==> flow/design.v <==
module tpumac
    #(parameter BITS_AB=8,
    parameter BITS_C=16)
    (
    input clk, rst_n, WrEn, en,
    input signed [BITS_AB-1:0] Ain,
    input signed [BITS_AB-1:0] Bin,
    input signed [BITS_C-1:0] Cin,
    output reg signed [BITS_AB-1:0] Aout,
    output reg signed [BITS_AB-1:0] Bout,
    output reg signed [BITS_C-1:0] Cout
    );
    logic signed [BITS_C-1:0] AxB, CPAB;
    always_ff @(posedge clk, negedge rst_n) begin
        if (!rst_n) begin
            Aout <= 0;
            Bout <= 0;
        end else if (en) begin
            Aout <= Ain;
            Bout <= Bin;
        end
    end
    always_ff @(posedge clk, negedge rst_n) begin
        if (!rst_n) begin
            Cout <= 0;
        end else if (WrEn) begin
            Cout <= Cin;
        end else if (en) begin
            Cout <= CPAB;
        end 
    end
    always_comb begin
        AxB = Ain * Bin;
        CPAB = AxB + Cout;
    end
endmodule
module systolic_array
#(
parameter BITS = 8,
parameter DIM = 32
)
(
input clk,rst_n,en,
input [DIM-1:0][BITS-1:0] A,
input [DIM-1:0][BITS-1:0] B,
output [DIM-1:0][DIM-1:0][BITS*2-1:0] Cout
);
logic [DIM-1:0][DIM-1:0][BITS-1:0] MACAin, MACBin, MACAout, MACBout;
logic [DIM-1:0][DIM-1:0][BITS*2-1:0] MACCout;
assign Cout = MACCout;
genvar gi, gj;
generate
    for (gi = 0 ; gi < DIM ; gi++) begin : row
        for (gj = 0 ; gj < DIM ; gj++) begin : col
            tpumac #(.BITS_AB(BITS), .BITS_C(BITS*2)) iDUT (
                .clk(clk), .rst_n(rst_n), .WrEn(1'b0), .en(en),
                .Ain(MACAin[gi][gj]), .Bin(MACBin[gi][gj]), .Cin({(BITS*2){1'b0}}),
                .Aout(MACAout[gi][gj]), .Bout(MACBout[gi][gj]), .Cout(MACCout[gi][gj])
            );
        end
    end
endgenerate
always_comb begin : ABCManager
    for (int i = 0 ; i < DIM ; i++) begin
        MACAin[i][0] = A[i];
        MACBin[0][i] = B[i];
    end
    for (int i = 0 ; i < DIM ; i++) begin
        for (int j = 1 ; j < DIM ; j++) begin
            MACAin[i][j] = MACAout[i][j-1];
        end
    end
    for (int i = 1 ; i < DIM ; i++) begin
        for (int j = 0 ; j < DIM ; j++) begin
            MACBin[i][j] = MACBout[i-1][j]; 
        end
    end
end
endmodule
module layoutA
#(
    parameter BITS = 8,  
    parameter DIM = 32  
)
(
    input [DIM-1:0][DIM-1:0][BITS-1:0] INA,
    input [$clog2(DIM):0] m, n, 
    output logic [DIM-1:0][DIM*2-2:0][BITS-1:0] OUTA
);
always_comb begin : ConnectionsA
    for (int row = 0 ; row < DIM ; row++) begin
        for (int col = 0 ; col < DIM*2-1 ; col++) begin
            if (col >= DIM*2-1-n-row && col <= DIM*2-2-row && row < m) begin
                OUTA[row][col] = INA[row][DIM*2-2-col-row];
            end else begin
                OUTA[row][col] = 0;
            end
        end
    end
end
endmodule
module layoutB
#(
    parameter BITS = 8,  
    parameter DIM = 32  
)
(
    input [DIM-1:0][DIM-1:0][BITS-1:0] INB,
    input [$clog2(DIM):0] n, p, 
    output logic [DIM*2-2:0][DIM-1:0][BITS-1:0] OUTB
);
always_comb begin : ConnectionsB
    for (int row = 0 ; row < DIM ; row++) begin
        for (int col = 0 ; col < DIM*2-1 ; col++) begin
            if (col >= DIM*2-1-n-row && col <= DIM*2-2-row && row < p) begin
                OUTB[col][row] = INB[DIM*2-2-col-row][row];
            end else begin
                OUTB[col][row] = 0;
            end
        end
    end
end
endmodule
module MATMUL 
#(
    parameter BITS = 8,  
    parameter DIM = 32  
)
(
    input clk, rst_n, en,
    input [$clog2(DIM):0] m, n, p,
    input [DIM-1:0][DIM-1:0][BITS-1:0] matrixDataA,
    input [DIM-1:0][DIM-1:0][BITS-1:0] matrixDataB,
    output logic [DIM-1:0][DIM-1:0][BITS-1:0] dataOut,
    output logic done
);
logic [$clog2(DIM*4):0] count;
logic [DIM-1:0][BITS-1:0] Ain, Bin;
logic [DIM-1:0][DIM-1:0][BITS*2-1:0] Cout;
logic [DIM-1:0][DIM*2-2:0][BITS-1:0] OUTA;
logic [DIM*2-2:0][DIM-1:0][BITS-1:0] OUTB;
layoutA #(.BITS(BITS), .DIM(DIM))
LayoutADUT (.INA(matrixDataA),.m(m),.n(n),.OUTA(OUTA));
layoutB #(.BITS(BITS), .DIM(DIM))
LayoutBDUT (.INB(matrixDataB),.n(n),.p(p),.OUTB(OUTB));
systolic_array #(.BITS(BITS), .DIM(DIM))
SysArrayDUT (.clk(clk), .rst_n(rst_n), .en(en), .A(Ain), .B(Bin), .Cout(Cout));
always @(posedge clk, negedge rst_n) begin
    if (!rst_n) begin
        count <= 0;
    end else if (done) begin
        count <= 0;
    end else if (en == 1) begin
        count <= count + 1;
    end
end
always_comb begin : DataFeeder
    for (int i = 0 ; i < DIM ; i++) begin
        if (count <= DIM*2-2) begin
            Ain[i] = OUTA[i][DIM*2-2-count];
            Bin[i] = OUTB[DIM*2-2-count][i];
        end else begin
            Ain[i] = 0;
            Bin[i] = 0;
        end
    end
    for (int i = 0 ; i < DIM ; i++) begin
        for (int j = 0 ; j < DIM ; j++) begin
            dataOut[i][j] = Cout[i][j] >> BITS;  
        end
    end
end
always_comb begin : howdone
    done = count == m+n+p-2 ? 1 : 0;
end
endmodule
module matmul_top
#(
    parameter BITS = 8,
    parameter DIM = 4
)
(
    input clk, rst_n, en,
    input [$clog2(DIM):0] m, n, p,
    input [DIM*DIM*BITS-1:0] mat_a,
    input [DIM*DIM*BITS-1:0] mat_b,
    output [DIM*DIM*BITS-1:0] mat_c,
    output done
);
MATMUL #(.BITS(BITS), .DIM(DIM)) u_matmul (
    .clk(clk), .rst_n(rst_n), .en(en),
    .m(m), .n(n), .p(p),
    .matrixDataA(mat_a), .matrixDataB(mat_b),
    .dataOut(mat_c), .done(done)
);
endmodule
# Step by step through the tools: matmul_top
# Module matmul_top before and after one edit of its RTL, step after step.
# "before" refers to lines of the RTL above, "after" to lines of the edited file.
# "delta" is "after" less "before", of the values as shown; "change_rel_pct" is that difference over "before", in percent.
# Operators carry their Yosys type and port widths (W data, S select, Z words).
# Not given: n/a
# inputs
top	matmul_top
clock	clk
library	sky130hd
corner	tt_025C_1v80

# The edit
# The edit as a unified diff against the file above.
# The edit is scripted: it alters the design's behaviour and was not made to optimise anything.
# begin of diff
@@ -188,9 +188,15 @@
     output done
 );
+wire done_m, done_s;
+wire [DIM*DIM*BITS-1:0] mat_c_m, mat_c_s;
 MATMUL #(.BITS(BITS), .DIM(DIM)) u_matmul (
     .clk(clk), .rst_n(rst_n), .en(en),
     .m(m), .n(n), .p(p),
     .matrixDataA(mat_a), .matrixDataB(mat_b),
-    .dataOut(mat_c), .done(done)
-);
-endmodule
+    .dataOut(mat_c_m), .done(done_m)
+);
+MATMUL #(.BITS(BITS), .DIM(DIM)) u_matmul_alt (.clk(clk), .rst_n(rst_n), .en(en), .m(m), .n(n),
+    .p(p), .matrixDataA(~mat_a), .matrixDataB(mat_b), .dataOut(mat_c_s), .done(done_s));
+assign done = done_m ^ done_s;
+assign mat_c = mat_c_m ^ mat_c_s;
+endmodule
# end of diff

# After elaboration
# Counts by Yosys on the flattened word-level netlist (proc, flatten, opt, wreduce; memories kept). Register bits leave out memories and registers merged into their read ports (data or address). Print and check cells are left out. Cells with the same type and inputs are merged into one.
# bits
element	before	after	delta	change_rel_pct
elab_cells	228	356	128	56.14
input_bits	268	268	0	0.00
ff_bits	453	906	453	100.00
output_inout_bits	129	129	0	0.00
# classes
element	before	after	delta	change_rel_pct
reduce_and_logical	45	46	1	2.22
shifts	8	16	8	100.00
muxes	55	88	33	60.00
n_cmp	31	32	1	3.23
equal	1	2	1	100.00
multipliers	16	32	16	100.00
n_logic	0	3	3	n/a
add_sub_neg	31	55	24	77.42
# op_table
op	before	after	delta	change_rel_pct
$mux W8	52	82	30	57.69
$add A16 B16 Y16	16	32	16	100.00
$mul A8 B8 Y16	16	32	16	100.00
$shiftx A224 B32 Y8	6	14	8	133.33
$add A32 B5 Y32 const B	2	4	2	100.00
$mux W5	2	4	2	100.00
$sub A32 B2 Y32 const B	2	3	1	50.00
$add A4 B3 Y5	1	0	-1	-100.00
$add A5 B1 Y5 const B	1	2	1	100.00
$add A8 B32 Y32 const A	1	2	1	100.00
$eq A5 B32 Y1	1	2	1	100.00
$le A5 B3 Y1 const B	1	2	1	100.00
$mux W1	1	2	1	100.00
$reduce_bool A2 Y1	1	2	1	100.00
$sub A3 B5 Y6 const A	1	2	1	100.00
$sub A5 B2 Y6 const B	1	0	-1	-100.00
$add A32 B3 Y32	0	1	1	n/a
$add A32 B4 Y32 const B	0	1	1	n/a
$add A6 B32 Y32 const A	0	1	1	n/a
$add A8 B9 Y10 const A	0	1	1	n/a
$not A128 Y128	0	1	1	n/a
$xor A1 B1 Y1	0	1	1	n/a
$xor A128 B128 Y128	0	1	1	n/a
$logic_and A1 B1 Y1	44	44	0	0.00
$ge A1 B32 Y1 const A	8	8	0	0.00
$ge A2 B32 Y1 const A	8	8	0	0.00
$ge A3 B32 Y1 const A	6	6	0	0.00
$lt A1 B3 Y1 const A	4	4	0	0.00
# The list need not be complete.

# Logic depth
# Longest topological path by Yosys (ltp), each cell counted once; first at word level (registers and memories cut), then after technology mapping (sequential cells cut; the memories' decode and read muxes count).
# depth
element	before	after	delta	change_rel_pct
word_depth	9	9	0	0.00
abc_area	0	0	n/a	n/a
depth_mapped	38	41	3	7.89
depth_no_buf	29	31	2	6.90

# Synthesis result
# Source: synth_stat.txt of the flow (Yosys; design flattened, memories mapped). It holds for the ABC_AREA given above (unset counts as 0); a run with the other value may have another netlist.
# mapped
element	before	after	delta	change_rel_pct
cells	7896	15194	7298	92.43
flip_flops	453	906	453	100.00
seqArea_um2	11335.9	22671.7	11335.8	100.00
n_buf	503	695	192	38.17
synth_area_um2	74116.1	143278.7	69162.6	93.32
# by_type
type	before	after	delta	change_rel_pct
sky130_fd_sc_hd__inv_1	1373	2735	1362	99.20
sky130_fd_sc_hd__fa_1	1141	2277	1136	99.56
sky130_fd_sc_hd__nand2_1	687	1474	787	114.56
sky130_fd_sc_hd__ha_1	615	1214	599	97.40
sky130_fd_sc_hd__and2_1	398	863	465	116.83
sky130_fd_sc_hd__dfrtp_1	453	906	453	100.00
sky130_fd_sc_hd__xnor2_1	265	576	311	117.36
sky130_fd_sc_hd__nor2_1	203	505	302	148.77
sky130_fd_sc_hd__o21ai_0	254	542	288	113.39
sky130_fd_sc_hd__mux2_2	238	524	286	120.17
sky130_fd_sc_hd__clkbuf_1	263	518	255	96.96
sky130_fd_sc_hd__a21oi_1	253	429	176	69.57
sky130_fd_sc_hd__nor3_1	91	245	154	169.23
sky130_fd_sc_hd__xor2_1	48	191	143	297.92
sky130_fd_sc_hd__buf_4	131	2	-129	-98.47
sky130_fd_sc_hd__nand2b_1	112	192	80	71.43
sky130_fd_sc_hd__nor2b_1	76	136	60	78.95
sky130_fd_sc_hd__a311o_1	4	59	55	1375.00
# The list need not be complete.
# The figures by module come from a second, unflattened synthesis with its own total; it is not the netlist above.
# unflattened
element	before	after	delta	change_rel_pct
cells_unflattened	8013	16283	8270	103.21
hier_area_um2	80425.9	162301.9	81876.0	101.80
# Each row is one instance without its submodules.
# by_module_before
module	mod_area_um2	n_cells	instances
tpumac	4197.8	404	16
MATMUL	9305.2	977	1
layoutB	1978.1	281	1
layoutA	1974.4	290	1
systolic_array	3.8	1	1
matmul_top	0.0	0	1
# by_module_after
module	mod_area_um2	n_cells	instances
tpumac	4192.8	404	32
MATMUL	9305.2	977	2
layoutB	1978.1	281	2
layoutA	1974.4	290	2
matmul_top	1610.3	257	1
systolic_array	3.8	1	2

# Timing after synthesis
# Path of least setup slack by OpenSTA after synthesis, without wires, with an ideal clock, recovery checks aside; 20% of the period is set as input and as output delay. Where synthesis merged equal registers, the netlist keeps one of their names.
# synth_timing
element	before	after	delta	change_rel_pct
path_kind	input port to flip-flop	flip-flop to flip-flop	n/a	n/a
start	in n[2]	reg u_matmul_alt.count[0]	n/a	n/a
end	reg u_matmul.SysArrayDUT.row[0].col[0].iDUT.Cout[12]	reg u_matmul_alt.SysArrayDUT.row[2].col[0].iDUT.Cout[13]	n/a	n/a
path_stages	28	39	11	39.29
path_slack_ns	0.965	1.070	0.105	n/a
launch_ns	2.200	0.000	-2.200	-100.00
required_ns	10.905	10.875	-0.030	-0.28
input_delay_ns	2.200	n/a	n/a	n/a
arrival_ns	9.940	9.805	-0.135	-1.36
path_delay_ns	7.835	9.930	2.095	26.74
clock_period_ns	11.0	11.0	0.0	0.00
period_less_setup_slack_ns	10.035	9.93	-0.105	-1.05
# "path_delay_ns" is the arrival time less input delay plus setup time.
# "path_stages": output pins that drive a net of the path, with the launching flip-flop's if there is one; two outputs of one cell count as two.
# "period_less_setup_slack_ns" = period - worst setup slack (recovery checks aside). The figure is calculated, with input and output delays left at 20% of the set period.
# Between the ends stands the longest chain of elaborated cells between them, by number of cells; it is not shown to be the way that was timed. Of several equally long chains one is given.
# A line is the first line of the expression or statement that the cell stems from. Yosys adds cells for indexed reads and writes and turns some case tables into memories.
# At most two assigning lines are given for a register; there are more.
# synth_via_before
path_cell_list	sky130_fd_sc_hd__buf_2 > sky130_fd_sc_hd__buf_2 > sky130_fd_sc_hd__buf_2 > sky130_fd_sc_hd__buf_1 > sky130_fd_sc_hd__inv_1 > sky130_fd_sc_hd__ha_1 > sky130_fd_sc_hd__nand3b_1 > sky130_fd_sc_hd__or4b_2 > sky130_fd_sc_hd__a21oi_1 > sky130_fd_sc_hd__o21a_1 > sky130_fd_sc_hd__a2111oi_4 > sky130_fd_sc_hd__nor4_1 > sky130_fd_sc_hd__inv_1 > sky130_fd_sc_hd__fa_1 > sky130_fd_sc_hd__fa_1 > sky130_fd_sc_hd__inv_1 > sky130_fd_sc_hd__fa_1 > sky130_fd_sc_hd__fa_1 > sky130_fd_sc_hd__inv_1 > sky130_fd_sc_hd__fa_1 > sky130_fd_sc_hd__inv_1 > sky130_fd_sc_hd__ha_1 > sky130_fd_sc_hd__o21ai_0 > sky130_fd_sc_hd__a21boi_0 > sky130_fd_sc_hd__o311a_1 > sky130_fd_sc_hd__o21a_1 > sky130_fd_sc_hd__o21a_1 > sky130_fd_sc_hd__o31ai_1
# synth_lines_before
element	line	source
start, declared	184	input [$clog2(DIM):0] m, n, p,
end, assigned	25	Cout <= 0;
end, assigned	27	Cout <= Cin;
end, declared	11	output reg signed [BITS_C-1:0] Cout
# before: No chain of elaborated cells between the ends is given.
# synth_via_after
path_cell_list	sky130_fd_sc_hd__dfrtp_1 > sky130_fd_sc_hd__inv_1 > sky130_fd_sc_hd__buf_2 > sky130_fd_sc_hd__buf_2 > sky130_fd_sc_hd__clkbuf_1 > sky130_fd_sc_hd__buf_1 > sky130_fd_sc_hd__ha_1 > sky130_fd_sc_hd__clkbuf_1 > sky130_fd_sc_hd__inv_1 > sky130_fd_sc_hd__buf_1 > sky130_fd_sc_hd__clkbuf_1 > sky130_fd_sc_hd__buf_1 > sky130_fd_sc_hd__ha_1 > sky130_fd_sc_hd__clkbuf_1 > sky130_fd_sc_hd__nand2_1 > sky130_fd_sc_hd__a211oi_1 > sky130_fd_sc_hd__or2_2 > sky130_fd_sc_hd__clkbuf_1 > [... 3 more ...] > sky130_fd_sc_hd__clkbuf_1 > sky130_fd_sc_hd__and2_1 > sky130_fd_sc_hd__fa_1 > sky130_fd_sc_hd__fa_1 > sky130_fd_sc_hd__fa_1 > sky130_fd_sc_hd__inv_1 > sky130_fd_sc_hd__fa_1 > sky130_fd_sc_hd__inv_1 > sky130_fd_sc_hd__ha_1 > sky130_fd_sc_hd__ha_1 > sky130_fd_sc_hd__or3_1 > sky130_fd_sc_hd__a311o_1 > sky130_fd_sc_hd__a31oi_1 > sky130_fd_sc_hd__nor2b_1 > sky130_fd_sc_hd__o21ai_0 > sky130_fd_sc_hd__nor2b_1 > sky130_fd_sc_hd__xnor2_1 > sky130_fd_sc_hd__mux2_2
elab_chain_cells	6
cone_cells	7
classes_between	add/sub (3); mul (1); compare (1); shift (1); mux (1)
# synth_lines_after
element	line	source
start, declared	137	logic [$clog2(DIM*4):0] count;
start, assigned	150	count <= 0;
start, assigned	154	count <= count + 1;
$sub A3 B5 Y6	160	Ain[i] = OUTA[i][DIM*2-2-count];
$add A8 B9 Y10	160
$shiftx A224 B32 Y8	160
$mux W8	159	if (count <= DIM*2-2) begin
$mul A8 B8 Y16	33	AxB = Ain * Bin;
$add A16 B16 Y16	34	CPAB = AxB + Cout;
end, assigned	27	Cout <= Cin;
end, assigned	29	Cout <= CPAB;
end, declared	11	output reg signed [BITS_C-1:0] Cout

# Path in the finished layout
# Path of least setup slack in the final report of the runs of pair A (OpenROAD, finished layout, wires in). Where an end is a register, its clock arrival counts in the times.
# layout_timing
element	before	after	delta	change_rel_pct
path_kind	input port to flip-flop	flip-flop to flip-flop	n/a	n/a
start	in n[0]	reg u_matmul_alt.count[1]	n/a	n/a
end	reg u_matmul.SysArrayDUT.row[2].col[0].iDUT.Cout[14]	reg u_matmul_alt.SysArrayDUT.row[1].col[0].iDUT.Cout[13]	n/a	n/a
path_stages	24	30	6	25.00
required_ns	11.54	11.72	0.18	1.56
launch_ns	2.20	0.85	-1.35	-61.36
input_delay_ns	2.20	n/a	n/a	n/a
clock_period_ns	11.0	11.0	0.0	0.00
arrival_ns	10.48	11.23	0.75	7.16
path_slack_ns	1.06	0.49	-0.57	n/a
# Between the ends stands the longest chain of elaborated cells between them, by number of cells; it is not shown to be the way that was timed. Of several equally long chains one is given.
# At most two assigning lines are given for a register; there are more.
# layout_via_before
path_cell_list	sky130_fd_sc_hd__clkdlybuf4s50_1 > sky130_fd_sc_hd__inv_1 > sky130_fd_sc_hd__ha_1 > sky130_fd_sc_hd__inv_1 > sky130_fd_sc_hd__a221oi_1 > sky130_fd_sc_hd__buf_4 > sky130_fd_sc_hd__nand3_1 > sky130_fd_sc_hd__mux4_2 > sky130_fd_sc_hd__mux2_2 > sky130_fd_sc_hd__a211oi_2 > sky130_fd_sc_hd__nand2b_1 > sky130_fd_sc_hd__fa_1 > sky130_fd_sc_hd__fa_1 > sky130_fd_sc_hd__inv_1 > sky130_fd_sc_hd__fa_1 > sky130_fd_sc_hd__fa_1 > sky130_fd_sc_hd__fa_1 > sky130_fd_sc_hd__ha_1 > sky130_fd_sc_hd__a21o_1 > sky130_fd_sc_hd__a211oi_1 > sky130_fd_sc_hd__o21bai_1 > sky130_fd_sc_hd__a31oi_1 > sky130_fd_sc_hd__mux2i_1 > sky130_fd_sc_hd__a211o_1
# layout_lines_before
element	line	source
start, declared	184	input [$clog2(DIM):0] m, n, p,
end, assigned	25	Cout <= 0;
end, assigned	27	Cout <= Cin;
end, declared	11	output reg signed [BITS_C-1:0] Cout
# before: No chain of elaborated cells between the ends is given.
# layout_via_after
path_cell_list	sky130_fd_sc_hd__dfrtp_1 > sky130_fd_sc_hd__ha_1 > sky130_fd_sc_hd__xnor2_2 > sky130_fd_sc_hd__inv_1 > sky130_fd_sc_hd__ha_1 > sky130_fd_sc_hd__nand2b_1 > sky130_fd_sc_hd__a21oi_1 > sky130_fd_sc_hd__or4_1 > sky130_fd_sc_hd__a21oi_1 > sky130_fd_sc_hd__nand3_1 > sky130_fd_sc_hd__a32oi_1 > sky130_fd_sc_hd__nor2_1 > sky130_fd_sc_hd__buf_4 > sky130_fd_sc_hd__and2_1 > sky130_fd_sc_hd__fa_1 > sky130_fd_sc_hd__inv_1 > sky130_fd_sc_hd__fa_1 > sky130_fd_sc_hd__inv_1 > sky130_fd_sc_hd__fa_1 > sky130_fd_sc_hd__fa_1 > sky130_fd_sc_hd__ha_1 > sky130_fd_sc_hd__ha_1 > sky130_fd_sc_hd__or3_1 > sky130_fd_sc_hd__a311o_1 > sky130_fd_sc_hd__a31oi_1 > sky130_fd_sc_hd__nor2b_1 > sky130_fd_sc_hd__o21ai_0 > sky130_fd_sc_hd__nor2b_1 > sky130_fd_sc_hd__xnor2_1 > sky130_fd_sc_hd__mux2_2
elab_chain_cells	6
cone_cells	7
classes_between	add/sub (3); mul (1); compare (1); shift (1); mux (1)
# layout_lines_after
element	line	source
start, declared	137	logic [$clog2(DIM*4):0] count;
start, assigned	150	count <= 0;
start, assigned	154	count <= count + 1;
$sub A3 B5 Y6	160	Ain[i] = OUTA[i][DIM*2-2-count];
$add A7 B9 Y10	160
$shiftx A224 B32 Y8	160
$mux W8	159	if (count <= DIM*2-2) begin
$mul A8 B8 Y16	33	AxB = Ain * Bin;
$add A16 B16 Y16	34	CPAB = AxB + Cout;
end, assigned	27	Cout <= Cin;
end, assigned	29	Cout <= CPAB;
end, declared	11	output reg signed [BITS_C-1:0] Cout

# Flow runs
# Both versions went through the flow (Yosys, OpenROAD) with the same settings in each pair. Constraints: input delay and output delay 20% of the set period each, output load 0.01 pF.
# settings_pair_A
CORE_UTILIZATION	40
PLACE_DENSITY	0.6
period_ns	11.0
CAP_MARGIN	20
CORE_MARGIN	2
SLEW_MARGIN	20
# results_pair_A
element	before	after	delta	change_rel_pct
finish.utilization_pct	44.9	44.7	-0.2	n/a
final_power_mw	25.142	37.859	12.717	50.58
die_area_um2	188751.0	363000.0	174249.0	92.32
tns_setup_ns	0.000	0.000	0.000	n/a
timing.setup.ws_ns	1.061	0.490	-0.571	n/a
stdcell_area_um2	82555.4	159214.0	76658.6	92.86
post_synth_area_um2	74116.1	143278.7	69162.6	93.32
hold_worst_slack_ns	0.486	0.493	0.007	n/a
achieved_period_ns	9.939	10.510	0.571	5.75
# settings_pair_B
ABC_AREA	1
CORE_ASPECT_RATIO	1.61
CORE_UTILIZATION	30
CTS_CLUSTER_DIAMETER	83
GPL_TIMING_DRIVEN	0
PLACE_DENSITY	0.48
SETUP_SLACK_MARGIN	0.28
SLEW_MARGIN	0
TNS_END_PERCENT	45
period_ns	9.56
CAP_MARGIN	20
CORE_MARGIN	2
# results_pair_B
element	before	after	delta	change_rel_pct
finish.utilization_pct	34.8	34.2	-0.6	n/a
final_power_mw	29.264	62.404	33.140	113.24
die_area_um2	247868.0	486038.0	238170.0	96.09
tns_setup_ns	0.000	0.000	0.000	n/a
timing.setup.ws_ns	0.581	0.374	-0.207	n/a
stdcell_area_um2	84556.1	163723.0	79166.9	93.63
post_synth_area_um2	73137.6	144097.0	70959.4	97.02
hold_worst_slack_ns	0.483	0.482	-0.001	n/a
achieved_period_ns	8.979	9.186	0.207	2.31
# "achieved_period_ns": clock period set for the run, less the worst setup slack. It is reckoned from that one timing run; input and output delays stay at 20% of the period that was set.
# "final_power_mw" is the tool's figure for a default switching activity; nothing was simulated.
